==> flow/design.v <==
module testSlave(input clk, input reset,
    input  S_AXI_RREADY,
    output S_AXI_RVALID,
    output[5:0] S_AXI_RID,
    output[31:0] S_AXI_RDATA,
    output[1:0] S_AXI_RRESP,
    output S_AXI_RLAST,
    output S_AXI_ARREADY,
    input  S_AXI_ARVALID,
    input [5:0] S_AXI_ARID,
    input [5:0] S_AXI_ARADDR,
    input [7:0] S_AXI_ARLEN,
    input [2:0] S_AXI_ARSIZE,
    input [1:0] S_AXI_ARBURST,
    output S_AXI_WREADY,
    input  S_AXI_WVALID,
    input [31:0] S_AXI_WDATA,
    input [3:0] S_AXI_WSTRB,
    input  S_AXI_WLAST,
    output S_AXI_AWREADY,
    input  S_AXI_AWVALID,
    input [5:0] S_AXI_AWID,
    input [5:0] S_AXI_AWADDR,
    input [7:0] S_AXI_AWLEN,
    input [2:0] S_AXI_AWSIZE,
    input [1:0] S_AXI_AWBURST,
    input  S_AXI_BREADY,
    output S_AXI_BVALID,
    output[5:0] S_AXI_BID,
    output[1:0] S_AXI_BRESP
);
  reg [1:0] axi_bresp;
  wire[1:0] T0;
  wire[1:0] T1;
  wire T2;
  wire T3;
  wire T4;
  wire T5;
  wire T6;
  reg  axi_bvalid;
  wire T7;
  wire T8;
  wire T9;
  wire T10;
  wire T11;
  wire T12;
  wire T13;
  wire T14;
  wire T15;
  reg  axi_wready;
  wire T16;
  wire T17;
  wire T18;
  wire T19;
  wire T20;
  wire T21;
  wire T22;
  wire T23;
  wire T24;
  wire T25;
  wire T26;
  wire T27;
  wire T28;
  reg  axi_awv_awr_flag;
  wire T29;
  wire T30;
  wire T31;
  wire T32;
  wire T33;
  wire T34;
  wire T35;
  reg  axi_arv_arr_flag;
  wire T36;
  wire T37;
  wire T38;
  wire T39;
  wire T40;
  wire T41;
  wire T42;
  wire T43;
  wire T44;
  wire T45;
  wire T46;
  reg  axi_arready;
  wire T47;
  wire T48;
  wire T49;
  wire T50;
  wire T51;
  wire T52;
  wire T53;
  wire T54;
  reg [7:0] axi_arlen;
  wire[7:0] T55;
  wire[7:0] T56;
  wire T57;
  wire T58;
  wire T59;
  wire T60;
  wire T61;
  wire T62;
  wire T63;
  reg [7:0] axi_arlen_cntr;
  wire[7:0] T64;
  wire[7:0] T65;
  wire[7:0] T66;
  wire[7:0] T67;
  wire T68;
  wire T69;
  wire T70;
  wire T71;
  reg  axi_rvalid;
  wire T72;
  wire T73;
  wire T74;
  wire T75;
  wire T76;
  wire T77;
  wire T78;
  wire T79;
  wire T80;
  wire T81;
  wire T82;
  wire T83;
  wire T84;
  wire T85;
  wire T86;
  wire T87;
  wire T88;
  wire T89;
  wire T90;
  wire T91;
  wire T92;
  wire T93;
  wire T94;
  reg  axi_awready;
  wire T95;
  wire T96;
  wire T97;
  wire T98;
  wire T99;
  wire T100;
  wire T101;
  wire T102;
  wire T103;
  wire T104;
  wire T105;
  wire T106;
  reg  axi_rlast;
  wire T107;
  wire T108;
  wire T109;
  wire T110;
  wire T111;
  wire T112;
  wire T113;
  wire T114;
  wire T115;
  wire T116;
  wire T117;
  wire T118;
  wire T119;
  wire T120;
  wire T121;
  wire T122;
  wire T123;
  reg [1:0] axi_rresp;
  wire[1:0] T124;
  wire[1:0] T125;
  reg [31:0] axi_rdata;
  wire[31:0] T126;
  wire[31:0] data_out;
  wire[31:0] T127;
  wire[31:0] T128;
  wire[31:0] T129;
  wire[31:0] T130;
  reg [31:0] bram_0;
  wire[31:0] T131;
  wire[31:0] T132;
  wire T133;
  wire[31:0] data_in;
  wire T134;
  wire T135;
  wire[15:0] T136;
  wire[3:0] T137;
  wire[3:0] mem_address;
  wire[3:0] T138;
  wire[3:0] T139;
  wire[3:0] T140;
  reg [5:0] axi_awaddr;
  wire[5:0] T325;
  wire[6:0] T141;
  wire[6:0] T142;
  wire[6:0] T143;
  wire[6:0] T326;
  wire[5:0] T144;
  wire[5:0] T145;
  wire[5:0] T146;
  wire T147;
  wire T148;
  wire T149;
  wire T150;
  wire T151;
  wire T152;
  wire T153;
  wire T154;
  wire T155;
  reg [1:0] axi_awburst;
  wire[1:0] T156;
  wire[1:0] T157;
  wire T158;
  wire T159;
  wire T160;
  wire T161;
  wire T162;
  reg [7:0] axi_awlen;
  wire[7:0] T163;
  wire[7:0] T164;
  reg [7:0] axi_awlen_cntr;
  wire[7:0] T165;
  wire[7:0] T166;
  wire[7:0] T167;
  wire[7:0] T168;
  wire T169;
  wire[6:0] T170;
  wire[6:0] T327;
  wire[5:0] T171;
  wire[3:0] T172;
  wire[3:0] T173;
  wire[3:0] T174;
  wire[6:0] T175;
  wire[6:0] T176;
  wire[6:0] T177;
  wire[6:0] T328;
  wire[6:0] T178;
  wire[6:0] T179;
  wire[6:0] T329;
  wire[2:0] T180;
  wire[2:0] T181;
  wire[3:0] T330;
  wire T331;
  wire T182;
  wire T183;
  wire T184;
  wire T185;
  wire[6:0] T332;
  wire[3:0] T186;
  wire[3:0] T187;
  wire T188;
  wire T189;
  wire T190;
  wire[3:0] T191;
  reg [5:0] axi_araddr;
  wire[5:0] T333;
  wire[6:0] T192;
  wire[6:0] T193;
  wire[6:0] T194;
  wire[6:0] T334;
  wire[5:0] T195;
  wire[5:0] T196;
  wire[5:0] T197;
  wire T198;
  wire T199;
  reg [1:0] axi_arburst;
  wire[1:0] T200;
  wire[1:0] T201;
  wire[6:0] T202;
  wire[6:0] T335;
  wire[5:0] T203;
  wire[3:0] T204;
  wire[3:0] T205;
  wire[3:0] T206;
  wire[6:0] T207;
  wire[6:0] T208;
  wire[6:0] T209;
  wire[6:0] T336;
  wire[6:0] T210;
  wire[6:0] T211;
  wire[6:0] T337;
  wire[2:0] T212;
  wire[2:0] T213;
  wire[3:0] T338;
  wire T339;
  wire T214;
  wire T215;
  wire T216;
  wire T217;
  wire[6:0] T340;
  wire[3:0] T218;
  wire[3:0] T219;
  wire T220;
  wire T221;
  wire T222;
  wire mem_wren;
  wire T223;
  reg [31:0] bram_1;
  wire[31:0] T224;
  wire[31:0] T225;
  wire T226;
  wire T227;
  wire T228;
  wire T229;
  wire[31:0] T230;
  reg [31:0] bram_2;
  wire[31:0] T231;
  wire[31:0] T232;
  wire T233;
  wire T234;
  wire T235;
  reg [31:0] bram_3;
  wire[31:0] T236;
  wire[31:0] T237;
  wire T238;
  wire T239;
  wire T240;
  wire T241;
  wire T242;
  wire[31:0] T243;
  wire[31:0] T244;
  reg [31:0] bram_4;
  wire[31:0] T245;
  wire[31:0] T246;
  wire T247;
  wire T248;
  wire T249;
  reg [31:0] bram_5;
  wire[31:0] T250;
  wire[31:0] T251;
  wire T252;
  wire T253;
  wire T254;
  wire T255;
  wire[31:0] T256;
  reg [31:0] bram_6;
  wire[31:0] T257;
  wire[31:0] T258;
  wire T259;
  wire T260;
  wire T261;
  reg [31:0] bram_7;
  wire[31:0] T262;
  wire[31:0] T263;
  wire T264;
  wire T265;
  wire T266;
  wire T267;
  wire T268;
  wire T269;
  wire[31:0] T270;
  wire[31:0] T271;
  wire[31:0] T272;
  reg [31:0] bram_8;
  wire[31:0] T273;
  wire[31:0] T274;
  wire T275;
  wire T276;
  wire T277;
  reg [31:0] bram_9;
  wire[31:0] T278;
  wire[31:0] T279;
  wire T280;
  wire T281;
  wire T282;
  wire T283;
  wire[31:0] T284;
  reg [31:0] bram_10;
  wire[31:0] T285;
  wire[31:0] T286;
  wire T287;
  wire T288;
  wire T289;
  reg [31:0] bram_11;
  wire[31:0] T290;
  wire[31:0] T291;
  wire T292;
  wire T293;
  wire T294;
  wire T295;
  wire T296;
  wire[31:0] T297;
  wire[31:0] T298;
  reg [31:0] bram_12;
  wire[31:0] T299;
  wire[31:0] T300;
  wire T301;
  wire T302;
  wire T303;
  reg [31:0] bram_13;
  wire[31:0] T304;
  wire[31:0] T305;
  wire T306;
  wire T307;
  wire T308;
  wire T309;
  wire[31:0] T310;
  reg [31:0] bram_14;
  wire[31:0] T311;
  wire[31:0] T312;
  wire T313;
  wire T314;
  wire T315;
  reg [31:0] bram_15;
  wire[31:0] T316;
  wire[31:0] T317;
  wire T318;
  wire T319;
  wire T320;
  wire T321;
  wire T322;
  wire T323;
  wire T324;
  wire mem_rden;
  assign S_AXI_BRESP = axi_bresp;
  assign T0 = T3 ? 2'h0 : T1;
  assign T1 = T2 ? 2'h0 : axi_bresp;
  assign T2 = reset ^ 1'h1;
  assign T3 = T106 & T4;
  assign T4 = T5 & S_AXI_WLAST;
  assign T5 = T14 & T6;
  assign T6 = ~ axi_bvalid;
  assign T7 = T10 ? 1'h0 : T8;
  assign T8 = T3 ? 1'h1 : T9;
  assign T9 = T2 ? 1'h0 : axi_bvalid;
  assign T10 = T12 & T11;
  assign T11 = S_AXI_BREADY & axi_bvalid;
  assign T12 = T106 & T13;
  assign T13 = T4 ^ 1'h1;
  assign T14 = T15 & S_AXI_WVALID;
  assign T15 = axi_awv_awr_flag & axi_wready;
  assign T16 = T25 ? 1'h0 : T17;
  assign T17 = T20 ? 1'h1 : T18;
  assign T18 = T19 ? 1'h0 : axi_wready;
  assign T19 = reset ^ 1'h1;
  assign T20 = T24 & T21;
  assign T21 = T22 & axi_awv_awr_flag;
  assign T22 = T23 & S_AXI_WVALID;
  assign T23 = axi_wready ^ 1'h1;
  assign T24 = T19 ^ 1'h1;
  assign T25 = T24 & T26;
  assign T26 = T28 & T27;
  assign T27 = S_AXI_WLAST & axi_wready;
  assign T28 = T21 ^ 1'h1;
  assign T29 = T103 ? 1'h0 : T30;
  assign T30 = T33 ? 1'h1 : T31;
  assign T31 = T32 ? 1'h0 : axi_awv_awr_flag;
  assign T32 = reset ^ 1'h1;
  assign T33 = T102 & T34;
  assign T34 = T91 & T35;
  assign T35 = axi_arv_arr_flag ^ 1'h1;
  assign T36 = T88 ? 1'h0 : T37;
  assign T37 = T40 ? 1'h1 : T38;
  assign T38 = T39 ? 1'h0 : axi_arv_arr_flag;
  assign T39 = reset ^ 1'h1;
  assign T40 = T87 & T41;
  assign T41 = T43 & T42;
  assign T42 = axi_arv_arr_flag ^ 1'h1;
  assign T43 = T45 & T44;
  assign T44 = axi_awv_awr_flag ^ 1'h1;
  assign T45 = T46 & S_AXI_ARVALID;
  assign T46 = axi_arready ^ 1'h1;
  assign T47 = T50 ? 1'h0 : T48;
  assign T48 = T40 ? 1'h1 : T49;
  assign T49 = T39 ? 1'h0 : axi_arready;
  assign T50 = T87 & T51;
  assign T51 = T52 ^ 1'h1;
  assign T52 = T41 | T53;
  assign T53 = T86 & T54;
  assign T54 = axi_arlen_cntr == axi_arlen;
  assign T55 = T58 ? S_AXI_ARLEN : T56;
  assign T56 = T57 ? 8'h0 : axi_arlen;
  assign T57 = reset ^ 1'h1;
  assign T58 = T63 & T59;
  assign T59 = T61 & T60;
  assign T60 = axi_arv_arr_flag ^ 1'h1;
  assign T61 = T62 & S_AXI_ARVALID;
  assign T62 = axi_arready ^ 1'h1;
  assign T63 = T57 ^ 1'h1;
  assign T64 = T68 ? T67 : T65;
  assign T65 = T58 ? 8'h0 : T66;
  assign T66 = T57 ? 8'h0 : axi_arlen_cntr;
  assign T67 = axi_arlen_cntr + 8'h1;
  assign T68 = T63 & T69;
  assign T69 = T85 & T70;
  assign T70 = T71 & S_AXI_RREADY;
  assign T71 = T84 & axi_rvalid;
  assign T72 = T80 ? 1'h0 : T73;
  assign T73 = T76 ? 1'h1 : T74;
  assign T74 = T75 ? 1'h0 : axi_rvalid;
  assign T75 = reset ^ 1'h1;
  assign T76 = T79 & T77;
  assign T77 = axi_arv_arr_flag & T78;
  assign T78 = axi_rvalid ^ 1'h1;
  assign T79 = T75 ^ 1'h1;
  assign T80 = T79 & T81;
  assign T81 = T83 & T82;
  assign T82 = axi_rvalid & S_AXI_RREADY;
  assign T83 = T77 ^ 1'h1;
  assign T84 = axi_arlen_cntr <= axi_arlen;
  assign T85 = T59 ^ 1'h1;
  assign T86 = axi_rvalid & S_AXI_RREADY;
  assign T87 = T39 ^ 1'h1;
  assign T88 = T87 & T89;
  assign T89 = T90 & T53;
  assign T90 = T41 ^ 1'h1;
  assign T91 = T93 & T92;
  assign T92 = axi_awv_awr_flag ^ 1'h1;
  assign T93 = T94 & S_AXI_AWVALID;
  assign T94 = axi_awready ^ 1'h1;
  assign T95 = T98 ? 1'h0 : T96;
  assign T96 = T33 ? 1'h1 : T97;
  assign T97 = T32 ? 1'h0 : axi_awready;
  assign T98 = T102 & T99;
  assign T99 = T100 ^ 1'h1;
  assign T100 = T34 | T101;
  assign T101 = S_AXI_WLAST & axi_wready;
  assign T102 = T32 ^ 1'h1;
  assign T103 = T102 & T104;
  assign T104 = T105 & T101;
  assign T105 = T34 ^ 1'h1;
  assign T106 = T2 ^ 1'h1;
  assign S_AXI_BID = S_AXI_AWID;
  assign S_AXI_BVALID = axi_bvalid;
  assign S_AXI_AWREADY = axi_awready;
  assign S_AXI_WREADY = axi_wready;
  assign S_AXI_ARREADY = axi_arready;
  assign S_AXI_RLAST = axi_rlast;
  assign T107 = T120 ? 1'h0 : T108;
  assign T108 = T112 ? 1'h1 : T109;
  assign T109 = T68 ? 1'h0 : T110;
  assign T110 = T58 ? 1'h0 : T111;
  assign T111 = T57 ? 1'h0 : axi_rlast;
  assign T112 = T63 & T113;
  assign T113 = T118 & T114;
  assign T114 = T115 & axi_arv_arr_flag;
  assign T115 = T117 & T116;
  assign T116 = axi_rlast ^ 1'h1;
  assign T117 = axi_arlen_cntr == axi_arlen;
  assign T118 = T119 ^ 1'h1;
  assign T119 = T59 | T70;
  assign T120 = T63 & T121;
  assign T121 = T122 & S_AXI_RREADY;
  assign T122 = T123 ^ 1'h1;
  assign T123 = T119 | T114;
  assign S_AXI_RRESP = axi_rresp;
  assign T124 = T76 ? 2'h0 : T125;
  assign T125 = T75 ? 2'h0 : axi_rresp;
  assign S_AXI_RDATA = axi_rdata;
  assign T126 = mem_rden ? data_out : axi_rdata;
  assign data_out = T127;
  assign T127 = T324 ? T270 : T128;
  assign T128 = T269 ? T243 : T129;
  assign T129 = T242 ? T230 : T130;
  assign T130 = T229 ? bram_1 : bram_0;
  assign T131 = T134 ? data_in : T132;
  assign T132 = T133 ? 32'h1 : bram_0;
  assign T133 = reset ^ 1'h1;
  assign data_in = S_AXI_WDATA;
  assign T134 = mem_wren & T135;
  assign T135 = T136[0];
  assign T136 = 1'h1 << T137;
  assign T137 = mem_address;
  assign mem_address = T138;
  assign T138 = axi_arv_arr_flag ? T191 : T139;
  assign T139 = axi_awv_awr_flag ? T140 : 4'h0;
  assign T140 = axi_awaddr[5:2];
  assign T325 = T141[5:0];
  assign T141 = T188 ? T332 : T142;
  assign T142 = T182 ? T178 : T143;
  assign T143 = T182 ? T170 : T326;
  assign T326 = {1'h0, T144};
  assign T144 = T154 ? axi_awaddr : T145;
  assign T145 = T148 ? S_AXI_AWADDR : T146;
  assign T146 = T147 ? 6'h0 : axi_awaddr;
  assign T147 = reset ^ 1'h1;
  assign T148 = T153 & T149;
  assign T149 = T151 & T150;
  assign T150 = axi_awv_awr_flag ^ 1'h1;
  assign T151 = T152 & S_AXI_AWVALID;
  assign T152 = axi_awready ^ 1'h1;
  assign T153 = T147 ^ 1'h1;
  assign T154 = T158 & T155;
  assign T155 = axi_awburst == 2'h0;
  assign T156 = T148 ? S_AXI_AWBURST : T157;
  assign T157 = T147 ? 2'h0 : axi_awburst;
  assign T158 = T153 & T159;
  assign T159 = T169 & T160;
  assign T160 = T161 & S_AXI_WVALID;
  assign T161 = T162 & axi_wready;
  assign T162 = axi_awlen_cntr <= axi_awlen;
  assign T163 = T148 ? S_AXI_AWLEN : T164;
  assign T164 = T147 ? 8'h0 : axi_awlen;
  assign T165 = T158 ? T168 : T166;
  assign T166 = T148 ? 8'h0 : T167;
  assign T167 = T147 ? 8'h0 : axi_awlen_cntr;
  assign T168 = axi_awlen_cntr + 8'h1;
  assign T169 = T149 ^ 1'h1;
  assign T170 = T175 | T327;
  assign T327 = {1'h0, T171};
  assign T171 = T172 << 2'h2;
  assign T172 = T173 & 4'hf;
  assign T173 = T174 + 4'h1;
  assign T174 = axi_awaddr[5:2];
  assign T175 = T328 & T176;
  assign T176 = ~ T177;
  assign T177 = 7'h3c;
  assign T328 = {1'h0, T144};
  assign T178 = T179 | 7'h0;
  assign T179 = T143 & T329;
  assign T329 = {T330, T180};
  assign T180 = ~ T181;
  assign T181 = 3'h3;
  assign T330 = T331 ? 4'hf : 4'h0;
  assign T331 = T180[2];
  assign T182 = T158 & T183;
  assign T183 = T185 & T184;
  assign T184 = axi_awburst == 2'h1;
  assign T185 = T155 ^ 1'h1;
  assign T332 = {3'h0, T186};
  assign T186 = T187 + 4'h1;
  assign T187 = axi_awaddr[5:2];
  assign T188 = T158 & T189;
  assign T189 = T190 ^ 1'h1;
  assign T190 = T155 | T184;
  assign T191 = axi_araddr[5:2];
  assign T333 = T192[5:0];
  assign T192 = T220 ? T340 : T193;
  assign T193 = T214 ? T210 : T194;
  assign T194 = T214 ? T202 : T334;
  assign T334 = {1'h0, T195};
  assign T195 = T198 ? axi_araddr : T196;
  assign T196 = T58 ? S_AXI_ARADDR : T197;
  assign T197 = T57 ? 6'h0 : axi_araddr;
  assign T198 = T68 & T199;
  assign T199 = axi_arburst == 2'h0;
  assign T200 = T58 ? S_AXI_ARBURST : T201;
  assign T201 = T57 ? 2'h0 : axi_arburst;
  assign T202 = T207 | T335;
  assign T335 = {1'h0, T203};
  assign T203 = T204 << 2'h2;
  assign T204 = T205 & 4'hf;
  assign T205 = T206 + 4'h1;
  assign T206 = axi_araddr[5:2];
  assign T207 = T336 & T208;
  assign T208 = ~ T209;
  assign T209 = 7'h3c;
  assign T336 = {1'h0, T195};
  assign T210 = T211 | 7'h0;
  assign T211 = T194 & T337;
  assign T337 = {T338, T212};
  assign T212 = ~ T213;
  assign T213 = 3'h3;
  assign T338 = T339 ? 4'hf : 4'h0;
  assign T339 = T212[2];
  assign T214 = T68 & T215;
  assign T215 = T217 & T216;
  assign T216 = axi_arburst == 2'h1;
  assign T217 = T199 ^ 1'h1;
  assign T340 = {3'h0, T218};
  assign T218 = T219 + 4'h1;
  assign T219 = axi_araddr[5:2];
  assign T220 = T68 & T221;
  assign T221 = T222 ^ 1'h1;
  assign T222 = T199 | T216;
  assign mem_wren = T223;
  assign T223 = axi_wready & S_AXI_WVALID;
  assign T224 = T227 ? data_in : T225;
  assign T225 = T226 ? 32'h2 : bram_1;
  assign T226 = reset ^ 1'h1;
  assign T227 = mem_wren & T228;
  assign T228 = T136[1];
  assign T229 = T137[0];
  assign T230 = T241 ? bram_3 : bram_2;
  assign T231 = T234 ? data_in : T232;
  assign T232 = T233 ? 32'h4 : bram_2;
  assign T233 = reset ^ 1'h1;
  assign T234 = mem_wren & T235;
  assign T235 = T136[2];
  assign T236 = T239 ? data_in : T237;
  assign T237 = T238 ? 32'h8 : bram_3;
  assign T238 = reset ^ 1'h1;
  assign T239 = mem_wren & T240;
  assign T240 = T136[3];
  assign T241 = T137[0];
  assign T242 = T137[1];
  assign T243 = T268 ? T256 : T244;
  assign T244 = T255 ? bram_5 : bram_4;
  assign T245 = T248 ? data_in : T246;
  assign T246 = T247 ? 32'h10 : bram_4;
  assign T247 = reset ^ 1'h1;
  assign T248 = mem_wren & T249;
  assign T249 = T136[4];
  assign T250 = T253 ? data_in : T251;
  assign T251 = T252 ? 32'h20 : bram_5;
  assign T252 = reset ^ 1'h1;
  assign T253 = mem_wren & T254;
  assign T254 = T136[5];
  assign T255 = T137[0];
  assign T256 = T267 ? bram_7 : bram_6;
  assign T257 = T260 ? data_in : T258;
  assign T258 = T259 ? 32'h40 : bram_6;
  assign T259 = reset ^ 1'h1;
  assign T260 = mem_wren & T261;
  assign T261 = T136[6];
  assign T262 = T265 ? data_in : T263;
  assign T263 = T264 ? 32'h80 : bram_7;
  assign T264 = reset ^ 1'h1;
  assign T265 = mem_wren & T266;
  assign T266 = T136[7];
  assign T267 = T137[0];
  assign T268 = T137[1];
  assign T269 = T137[2];
  assign T270 = T323 ? T297 : T271;
  assign T271 = T296 ? T284 : T272;
  assign T272 = T283 ? bram_9 : bram_8;
  assign T273 = T276 ? data_in : T274;
  assign T274 = T275 ? 32'h100 : bram_8;
  assign T275 = reset ^ 1'h1;
  assign T276 = mem_wren & T277;
  assign T277 = T136[8];
  assign T278 = T281 ? data_in : T279;
  assign T279 = T280 ? 32'h200 : bram_9;
  assign T280 = reset ^ 1'h1;
  assign T281 = mem_wren & T282;
  assign T282 = T136[9];
  assign T283 = T137[0];
  assign T284 = T295 ? bram_11 : bram_10;
  assign T285 = T288 ? data_in : T286;
  assign T286 = T287 ? 32'h400 : bram_10;
  assign T287 = reset ^ 1'h1;
  assign T288 = mem_wren & T289;
  assign T289 = T136[10];
  assign T290 = T293 ? data_in : T291;
  assign T291 = T292 ? 32'h800 : bram_11;
  assign T292 = reset ^ 1'h1;
  assign T293 = mem_wren & T294;
  assign T294 = T136[11];
  assign T295 = T137[0];
  assign T296 = T137[1];
  assign T297 = T322 ? T310 : T298;
  assign T298 = T309 ? bram_13 : bram_12;
  assign T299 = T302 ? data_in : T300;
  assign T300 = T301 ? 32'h1000 : bram_12;
  assign T301 = reset ^ 1'h1;
  assign T302 = mem_wren & T303;
  assign T303 = T136[12];
  assign T304 = T307 ? data_in : T305;
  assign T305 = T306 ? 32'h2000 : bram_13;
  assign T306 = reset ^ 1'h1;
  assign T307 = mem_wren & T308;
  assign T308 = T136[13];
  assign T309 = T137[0];
  assign T310 = T321 ? bram_15 : bram_14;
  assign T311 = T314 ? data_in : T312;
  assign T312 = T313 ? 32'h4000 : bram_14;
  assign T313 = reset ^ 1'h1;
  assign T314 = mem_wren & T315;
  assign T315 = T136[14];
  assign T316 = T319 ? data_in : T317;
  assign T317 = T318 ? 32'h8000 : bram_15;
  assign T318 = reset ^ 1'h1;
  assign T319 = mem_wren & T320;
  assign T320 = T136[15];
  assign T321 = T137[0];
  assign T322 = T137[1];
  assign T323 = T137[2];
  assign T324 = T137[3];
  assign mem_rden = axi_arv_arr_flag;
  assign S_AXI_RID = S_AXI_ARID;
  assign S_AXI_RVALID = axi_rvalid;
  always @(posedge clk) begin
    if(T3) begin
      axi_bresp <= 2'h0;
    end else if(T2) begin
      axi_bresp <= 2'h0;
    end
    if(T10) begin
      axi_bvalid <= 1'h0;
    end else if(T3) begin
      axi_bvalid <= 1'h1;
    end else if(T2) begin
      axi_bvalid <= 1'h0;
    end
    if(T25) begin
      axi_wready <= 1'h0;
    end else if(T20) begin
      axi_wready <= 1'h1;
    end else if(T19) begin
      axi_wready <= 1'h0;
    end
    if(T103) begin
      axi_awv_awr_flag <= 1'h0;
    end else if(T33) begin
      axi_awv_awr_flag <= 1'h1;
    end else if(T32) begin
      axi_awv_awr_flag <= 1'h0;
    end
    if(T88) begin
      axi_arv_arr_flag <= 1'h0;
    end else if(T40) begin
      axi_arv_arr_flag <= 1'h1;
    end else if(T39) begin
      axi_arv_arr_flag <= 1'h0;
    end
    if(T50) begin
      axi_arready <= 1'h0;
    end else if(T40) begin
      axi_arready <= 1'h1;
    end else if(T39) begin
      axi_arready <= 1'h0;
    end
    if(T58) begin
      axi_arlen <= S_AXI_ARLEN;
    end else if(T57) begin
      axi_arlen <= 8'h0;
    end
    if(T68) begin
      axi_arlen_cntr <= T67;
    end else if(T58) begin
      axi_arlen_cntr <= 8'h0;
    end else if(T57) begin
      axi_arlen_cntr <= 8'h0;
    end
    if(T80) begin
      axi_rvalid <= 1'h0;
    end else if(T76) begin
      axi_rvalid <= 1'h1;
    end else if(T75) begin
      axi_rvalid <= 1'h0;
    end
    if(T98) begin
      axi_awready <= 1'h0;
    end else if(T33) begin
      axi_awready <= 1'h1;
    end else if(T32) begin
      axi_awready <= 1'h0;
    end
    if(T120) begin
      axi_rlast <= 1'h0;
    end else if(T112) begin
      axi_rlast <= 1'h1;
    end else if(T68) begin
      axi_rlast <= 1'h0;
    end else if(T58) begin
      axi_rlast <= 1'h0;
    end else if(T57) begin
      axi_rlast <= 1'h0;
    end
    if(T76) begin
      axi_rresp <= 2'h0;
    end else if(T75) begin
      axi_rresp <= 2'h0;
    end
    if(mem_rden) begin
      axi_rdata <= data_out;
    end
    if(T134) begin
      bram_0 <= data_in;
    end else if(T133) begin
      bram_0 <= 32'h1;
    end
    axi_awaddr <= T325;
    if(T148) begin
      axi_awburst <= S_AXI_AWBURST;
    end else if(T147) begin
      axi_awburst <= 2'h0;
    end
    if(T148) begin
      axi_awlen <= S_AXI_AWLEN;
    end else if(T147) begin
      axi_awlen <= 8'h0;
    end
    if(T158) begin
      axi_awlen_cntr <= T168;
    end else if(T148) begin
      axi_awlen_cntr <= 8'h0;
    end else if(T147) begin
      axi_awlen_cntr <= 8'h0;
    end
    axi_araddr <= T333;
    if(T58) begin
      axi_arburst <= S_AXI_ARBURST;
    end else if(T57) begin
      axi_arburst <= 2'h0;
    end
    if(T227) begin
      bram_1 <= data_in;
    end else if(T226) begin
      bram_1 <= 32'h2;
    end
    if(T234) begin
      bram_2 <= data_in;
    end else if(T233) begin
      bram_2 <= 32'h4;
    end
    if(T239) begin
      bram_3 <= data_in;
    end else if(T238) begin
      bram_3 <= 32'h8;
    end
    if(T248) begin
      bram_4 <= data_in;
    end else if(T247) begin
      bram_4 <= 32'h10;
    end
    if(T253) begin
      bram_5 <= data_in;
    end else if(T252) begin
      bram_5 <= 32'h20;
    end
    if(T260) begin
      bram_6 <= data_in;
    end else if(T259) begin
      bram_6 <= 32'h40;
    end
    if(T265) begin
      bram_7 <= data_in;
    end else if(T264) begin
      bram_7 <= 32'h80;
    end
    if(T276) begin
      bram_8 <= data_in;
    end else if(T275) begin
      bram_8 <= 32'h100;
    end
    if(T281) begin
      bram_9 <= data_in;
    end else if(T280) begin
      bram_9 <= 32'h200;
    end
    if(T288) begin
      bram_10 <= data_in;
    end else if(T287) begin
      bram_10 <= 32'h400;
    end
    if(T293) begin
      bram_11 <= data_in;
    end else if(T292) begin
      bram_11 <= 32'h800;
    end
    if(T302) begin
      bram_12 <= data_in;
    end else if(T301) begin
      bram_12 <= 32'h1000;
    end
    if(T307) begin
      bram_13 <= data_in;
    end else if(T306) begin
      bram_13 <= 32'h2000;
    end
    if(T314) begin
      bram_14 <= data_in;
    end else if(T313) begin
      bram_14 <= 32'h4000;
    end
    if(T319) begin
      bram_15 <= data_in;
    end else if(T318) begin
      bram_15 <= 32'h8000;
    end
  end
endmodule
Reports on testSlave --
Tool output for the design above, in the order of the flow. Line numbers count from 1 in the design file above. Not given: -
Set-up: design top testSlave, clock port clk, library sky130hd, timing corner tt_025C_1v80

Word-level counts --
Source: Yosys, flattened and elaborated, memories not mapped. Widths are those after wreduce. Registers that Yosys merges into a memory's read port (data or address) are not register bits. Print and check cells do not count. Equal cells are merged and count once.
Word-level totals: flip-flop bits (word level) 600, output and inout port bits 54, cells after elaboration 260, input port bits 94
Operators by class: reduce/logical cells 2, magnitude comparators 2, mux-type cells 80, equality and inequality tests 29, bitwise gates (word level) 107, add/sub/neg operators 4, shifts and indexed selects 1
Operators by type and width (count):
- 32-bit two-way mux | 47
- 1-bit bitwise AND | 76
- 8-bit two-way mux | 7
- 6-bit two-way mux | 8
- 2-bit by 1-bit inequality test with 1-bit output with constant B | 23
- 1-bit inverter | 23
- 1-bit by 4-bit left shift with 16-bit output with constant A | 1
- 8-bit by 1-bit adder with 8-bit output with constant B | 2
- 8-bit less-or-equal comparator | 2
- 4-bit two-way mux | 4
- 2-bit by 6-bit OR with 6-bit output | 2
- 2-bit two-way mux | 5
- 1-bit two-way mux | 9
- 4-bit by 1-bit adder with 4-bit output with constant B | 2
- 8-bit equality test | 1
- 1-bit OR | 6
- 3-bit by 1-bit inequality test with 1-bit output with constant B | 2
- 2-bit by 1-bit equality test with 1-bit output with constant B | 2
- 2-bit logical NOT | 2
- 4-bit by 1-bit inequality test with 1-bit output with constant B | 1

Depth --
Depth = most cells in a row (Yosys ltp): at word level without a register or memory, in the mapped netlist without a sequential cell, where the memories' decode and read muxes count.
Logic depth: depth after elaboration 12, ABC_AREA 0, mapped depth 9, depth with buffers taken out 8

Synthesis result --
Yosys stat after the flow's synthesis: flattened, memories mapped to cells. It holds for the ABC_AREA given above (unset counts as 0); a run with the other value may have another netlist. The area totals of this step are shown rounded.
Cell types:
- sky130_fd_sc_hd__edfxtp_1 | count 584, total area 1.75E+04 µm²
- sky130_fd_sc_hd__and3_1 | count 317, total area 1.98E+03 µm²
- sky130_fd_sc_hd__and2_1 | count 275, total area 1720.4 µm²
- sky130_fd_sc_hd__a222oi_1 | count 128, total area 1.28E+03 µm²
- sky130_fd_sc_hd__clkbuf_1 | count 122, total area 457.939 µm²
- sky130_fd_sc_hd__nand2_1 | count 119, total area 446.678 µm²
- sky130_fd_sc_hd__nand3_1 | count 84, total area 420.403 µm²
- sky130_fd_sc_hd__a21oi_1 | count 73, total area 365.35 µm²
- sky130_fd_sc_hd__ha_1 | count 20, total area 250.24 µm²
- sky130_fd_sc_hd__dfxtp_1 | count 12, total area 240.23 µm²
- sky130_fd_sc_hd__buf_2 | count 42, total area 210.202 µm²
- sky130_fd_sc_hd__nand2b_1 | count 27, total area 168.912 µm²
- sky130_fd_sc_hd__nor2_1 | count 41, total area 153.898 µm²
- sky130_fd_sc_hd__buf_4 | count 17, total area 127.622 µm²
- sky130_fd_sc_hd__xor2_1 | count 11, total area 96.342 µm²
- sky130_fd_sc_hd__inv_1 | count 23, total area 86.333 µm²
- sky130_fd_sc_hd__buf_6 | count 7, total area 78.826 µm²
- sky130_fd_sc_hd__o21ai_0 | count 13, total area 65.062 µm²
Other cell types: 38; their cells: 87.
Synthesis totals: cell area after synthesis 26330 µm², mapped flip-flops 596, cell count 2002, buffers 205, sequential part of the area 17780 µm²

Path before layout --
Path of least setup slack by OpenSTA after synthesis, without wires, with an ideal clock, recovery checks aside; 20% of the period is set as input and as output delay. Where synthesis merged equal registers, the netlist keeps one of their names.
Path after synthesis: path kind register to register, start point register axi_arv_arr_flag, end point register bram_12[0], path slack -1.083 ns, data required time 3.134 ns, delay of the path 4.683 ns, library setup time 0.466 ns, launch time at the first pin 0.000 ns, path buffers 1, clock period 3.6 ns, driving pins on the path 6, arrival time 4.217 ns, period reached after synthesis 4.683 ns
"delay of the path" = arrival - input delay + setup time. "driving pins on the path" counts driving pins, that of a launching flip-flop among them; a cell with two outputs on the path counts twice. "period reached after synthesis" is the clock period less the worst setup slack; recovery checks do not enter. This is arithmetic on one report: input and output delays are still those of the set period (20% each). The rows between start and end are the longest chain of elaborated cells between them; the timing report does not say that the signal goes this way. Where chains are equally long, one stands for them. Each line given opens the expression or statement behind the cell; cells for indexed reads and writes are added by Yosys, which also makes memories of some case tables. At most two assigning lines are given for a register; there are more. The path ends at the enable pin of a flip-flop; only ways to that pin are counted.
On the way, after synthesis: path through sky130_fd_sc_hd__dfxtp_1 sky130_fd_sc_hd__buf_4 sky130_fd_sc_hd__nand2_1 sky130_fd_sc_hd__o21a_1 sky130_fd_sc_hd__or3_1 sky130_fd_sc_hd__o21ai_0, cells in the longest elaborated chain 4, elaborated cells on any way between the ends 4, RTL lines with such cells 3, classes of those cells eq/ne: 1; shift: 1; mux: 1; logic: 1
RTL lines, path after synthesis:
- from (decl) | line 72 | reg  axi_arv_arr_flag;
- from (assign) | line 798 | axi_arv_arr_flag <= 1'h0;
- from (assign) | line 800 | axi_arv_arr_flag <= 1'h1;
- 4-bit two-way mux | line 563 | assign T138 = axi_arv_arr_flag ? T191 : T139;
- 1-bit by 4-bit left shift with 16-bit output | line 560 | assign T136 = 1'h1 << T137;
- 1-bit bitwise AND | line 744 | assign T302 = mem_wren & T303;
- 2-bit by 1-bit inequality test with 1-bit output
- to (assign) | line 941 | bram_12 <= data_in;
- to (assign) | line 943 | bram_12 <= 32'h1000;
- to (decl) | line 382 | reg [31:0] bram_12;

Path in the finished layout --
From the final timing report of stored run 1: the path of least setup slack in the routed layout; clock arrival at registers is part of the times.
Path post-layout: path kind register to register, start point register axi_arv_arr_flag, end point register bram_6[6], launch time at the first pin 0.63 ns, data required time 3.60 ns, driving pins on the path 7, path buffers 1, path slack 0.39 ns, clock period 3.34 ns, library setup time 0.34 ns, arrival time 3.21 ns
The rows between start and end are the longest chain of elaborated cells between them; the timing report does not say that the signal goes this way. Where chains are equally long, one stands for them. At most two assigning lines are given for a register; there are more. The path ends at the enable pin of a flip-flop; only ways to that pin are counted.
On the way, post-layout: path through sky130_fd_sc_hd__dfxtp_2 sky130_fd_sc_hd__and3b_1 sky130_fd_sc_hd__a21oi_4 sky130_fd_sc_hd__nand3_1 sky130_fd_sc_hd__and2b_1 sky130_fd_sc_hd__nand2b_2 sky130_fd_sc_hd__buf_4, cells in the longest elaborated chain 4, elaborated cells on any way between the ends 4, RTL lines with such cells 3, classes of those cells eq/ne: 1; shift: 1; mux: 1; logic: 1
RTL lines, path post-layout:
- from (decl) | line 72 | reg  axi_arv_arr_flag;
- from (assign) | line 798 | axi_arv_arr_flag <= 1'h0;
- from (assign) | line 800 | axi_arv_arr_flag <= 1'h1;
- 4-bit two-way mux | line 563 | assign T138 = axi_arv_arr_flag ? T191 : T139;
- 1-bit by 4-bit left shift with 16-bit output | line 560 | assign T136 = 1'h1 << T137;
- 1-bit bitwise AND | line 702 | assign T260 = mem_wren & T261;
- 2-bit by 1-bit inequality test with 1-bit output
- to (assign) | line 911 | bram_6 <= data_in;
- to (assign) | line 913 | bram_6 <= 32'h40;
- to (decl) | line 334 | reg [31:0] bram_6;

Ticket comment

Stored flow runs of testSlave (3 of them; Yosys, OpenROAD, sky130hd). They differ in their settings and are not a sequence. Constraints: input delay and output delay 20% of the set period each, output load 0.01 pF.
"worst setup path time": the worst setup path's part of the clock period (all of it between registers, 20% less for each end at a port) less its slack. A launch clock that arrives late makes it longer, a capture clock that arrives late makes it shorter.
"total power after layout" rests on the timing tool's default activity at the inputs, not on a simulated workload.
The measured numbers are rounded.

* Stored run 1 | settings: CAP_MARGIN 10; CELL_PAD_IN_SITES_GLOBAL_PLACEMENT 2; CORE_ASPECT_RATIO 1.95; CTS_CLUSTER_SIZE 12; MAX_ROUTING_LAYER met5; MIN_ROUTING_LAYER met2; PLACE_DENSITY_LB_ADDON 0.26; SLEW_MARGIN 25; TNS_END_PERCENT 50; period_ns 3.34; CORE_MARGIN 2; CORE_UTILIZATION 40 | results: worst hold slack in the final report 0.475 ns; full die area 68010 µm²; total power after layout 16890 uW; setup slack of the worst path 0.387 ns; Yosys chip area after synthesis 26330 µm²; standard-cell area after routing 30220 µm²; worst setup path time 2.95 ns; worst setup path type register to register
* Stored run 2 | settings: CAP_MARGIN 15; CELL_PAD_IN_SITES_DETAIL_PLACEMENT 2; CORE_ASPECT_RATIO 1.31; CORE_MARGIN 7; CORE_UTILIZATION 18; CTS_CLUSTER_DIAMETER 64; CTS_CLUSTER_SIZE 70; GPL_TIMING_DRIVEN 1; HOLD_SLACK_MARGIN 0.02; MAX_ROUTING_LAYER met5; PLACE_DENSITY 0.44; SETUP_SLACK_MARGIN -0.1; SLEW_MARGIN 40; TNS_END_PERCENT 40; period_ns 2.54 | results: worst hold slack in the final report 0.272 ns; full die area 157300 µm²; total power after layout 21140 uW; setup slack of the worst path 0.042 ns; Yosys chip area after synthesis 26330 µm²; standard-cell area after routing 32330 µm²; worst setup path time 2.50 ns; worst setup path type register to register
* Stored run 3 | settings: MAX_ROUTING_LAYER met4; SLEW_MARGIN 25; TNS_END_PERCENT 50; period_ns 2.74; CAP_MARGIN 20; CORE_MARGIN 2; CORE_UTILIZATION 40 | results: worst hold slack in the final report 0.482 ns; full die area 67900 µm²; total power after layout 20960 uW; setup slack of the worst path 0.136 ns; Yosys chip area after synthesis 26330 µm²; standard-cell area after routing 30970 µm²; worst setup path time 2.60 ns; worst setup path type register to register
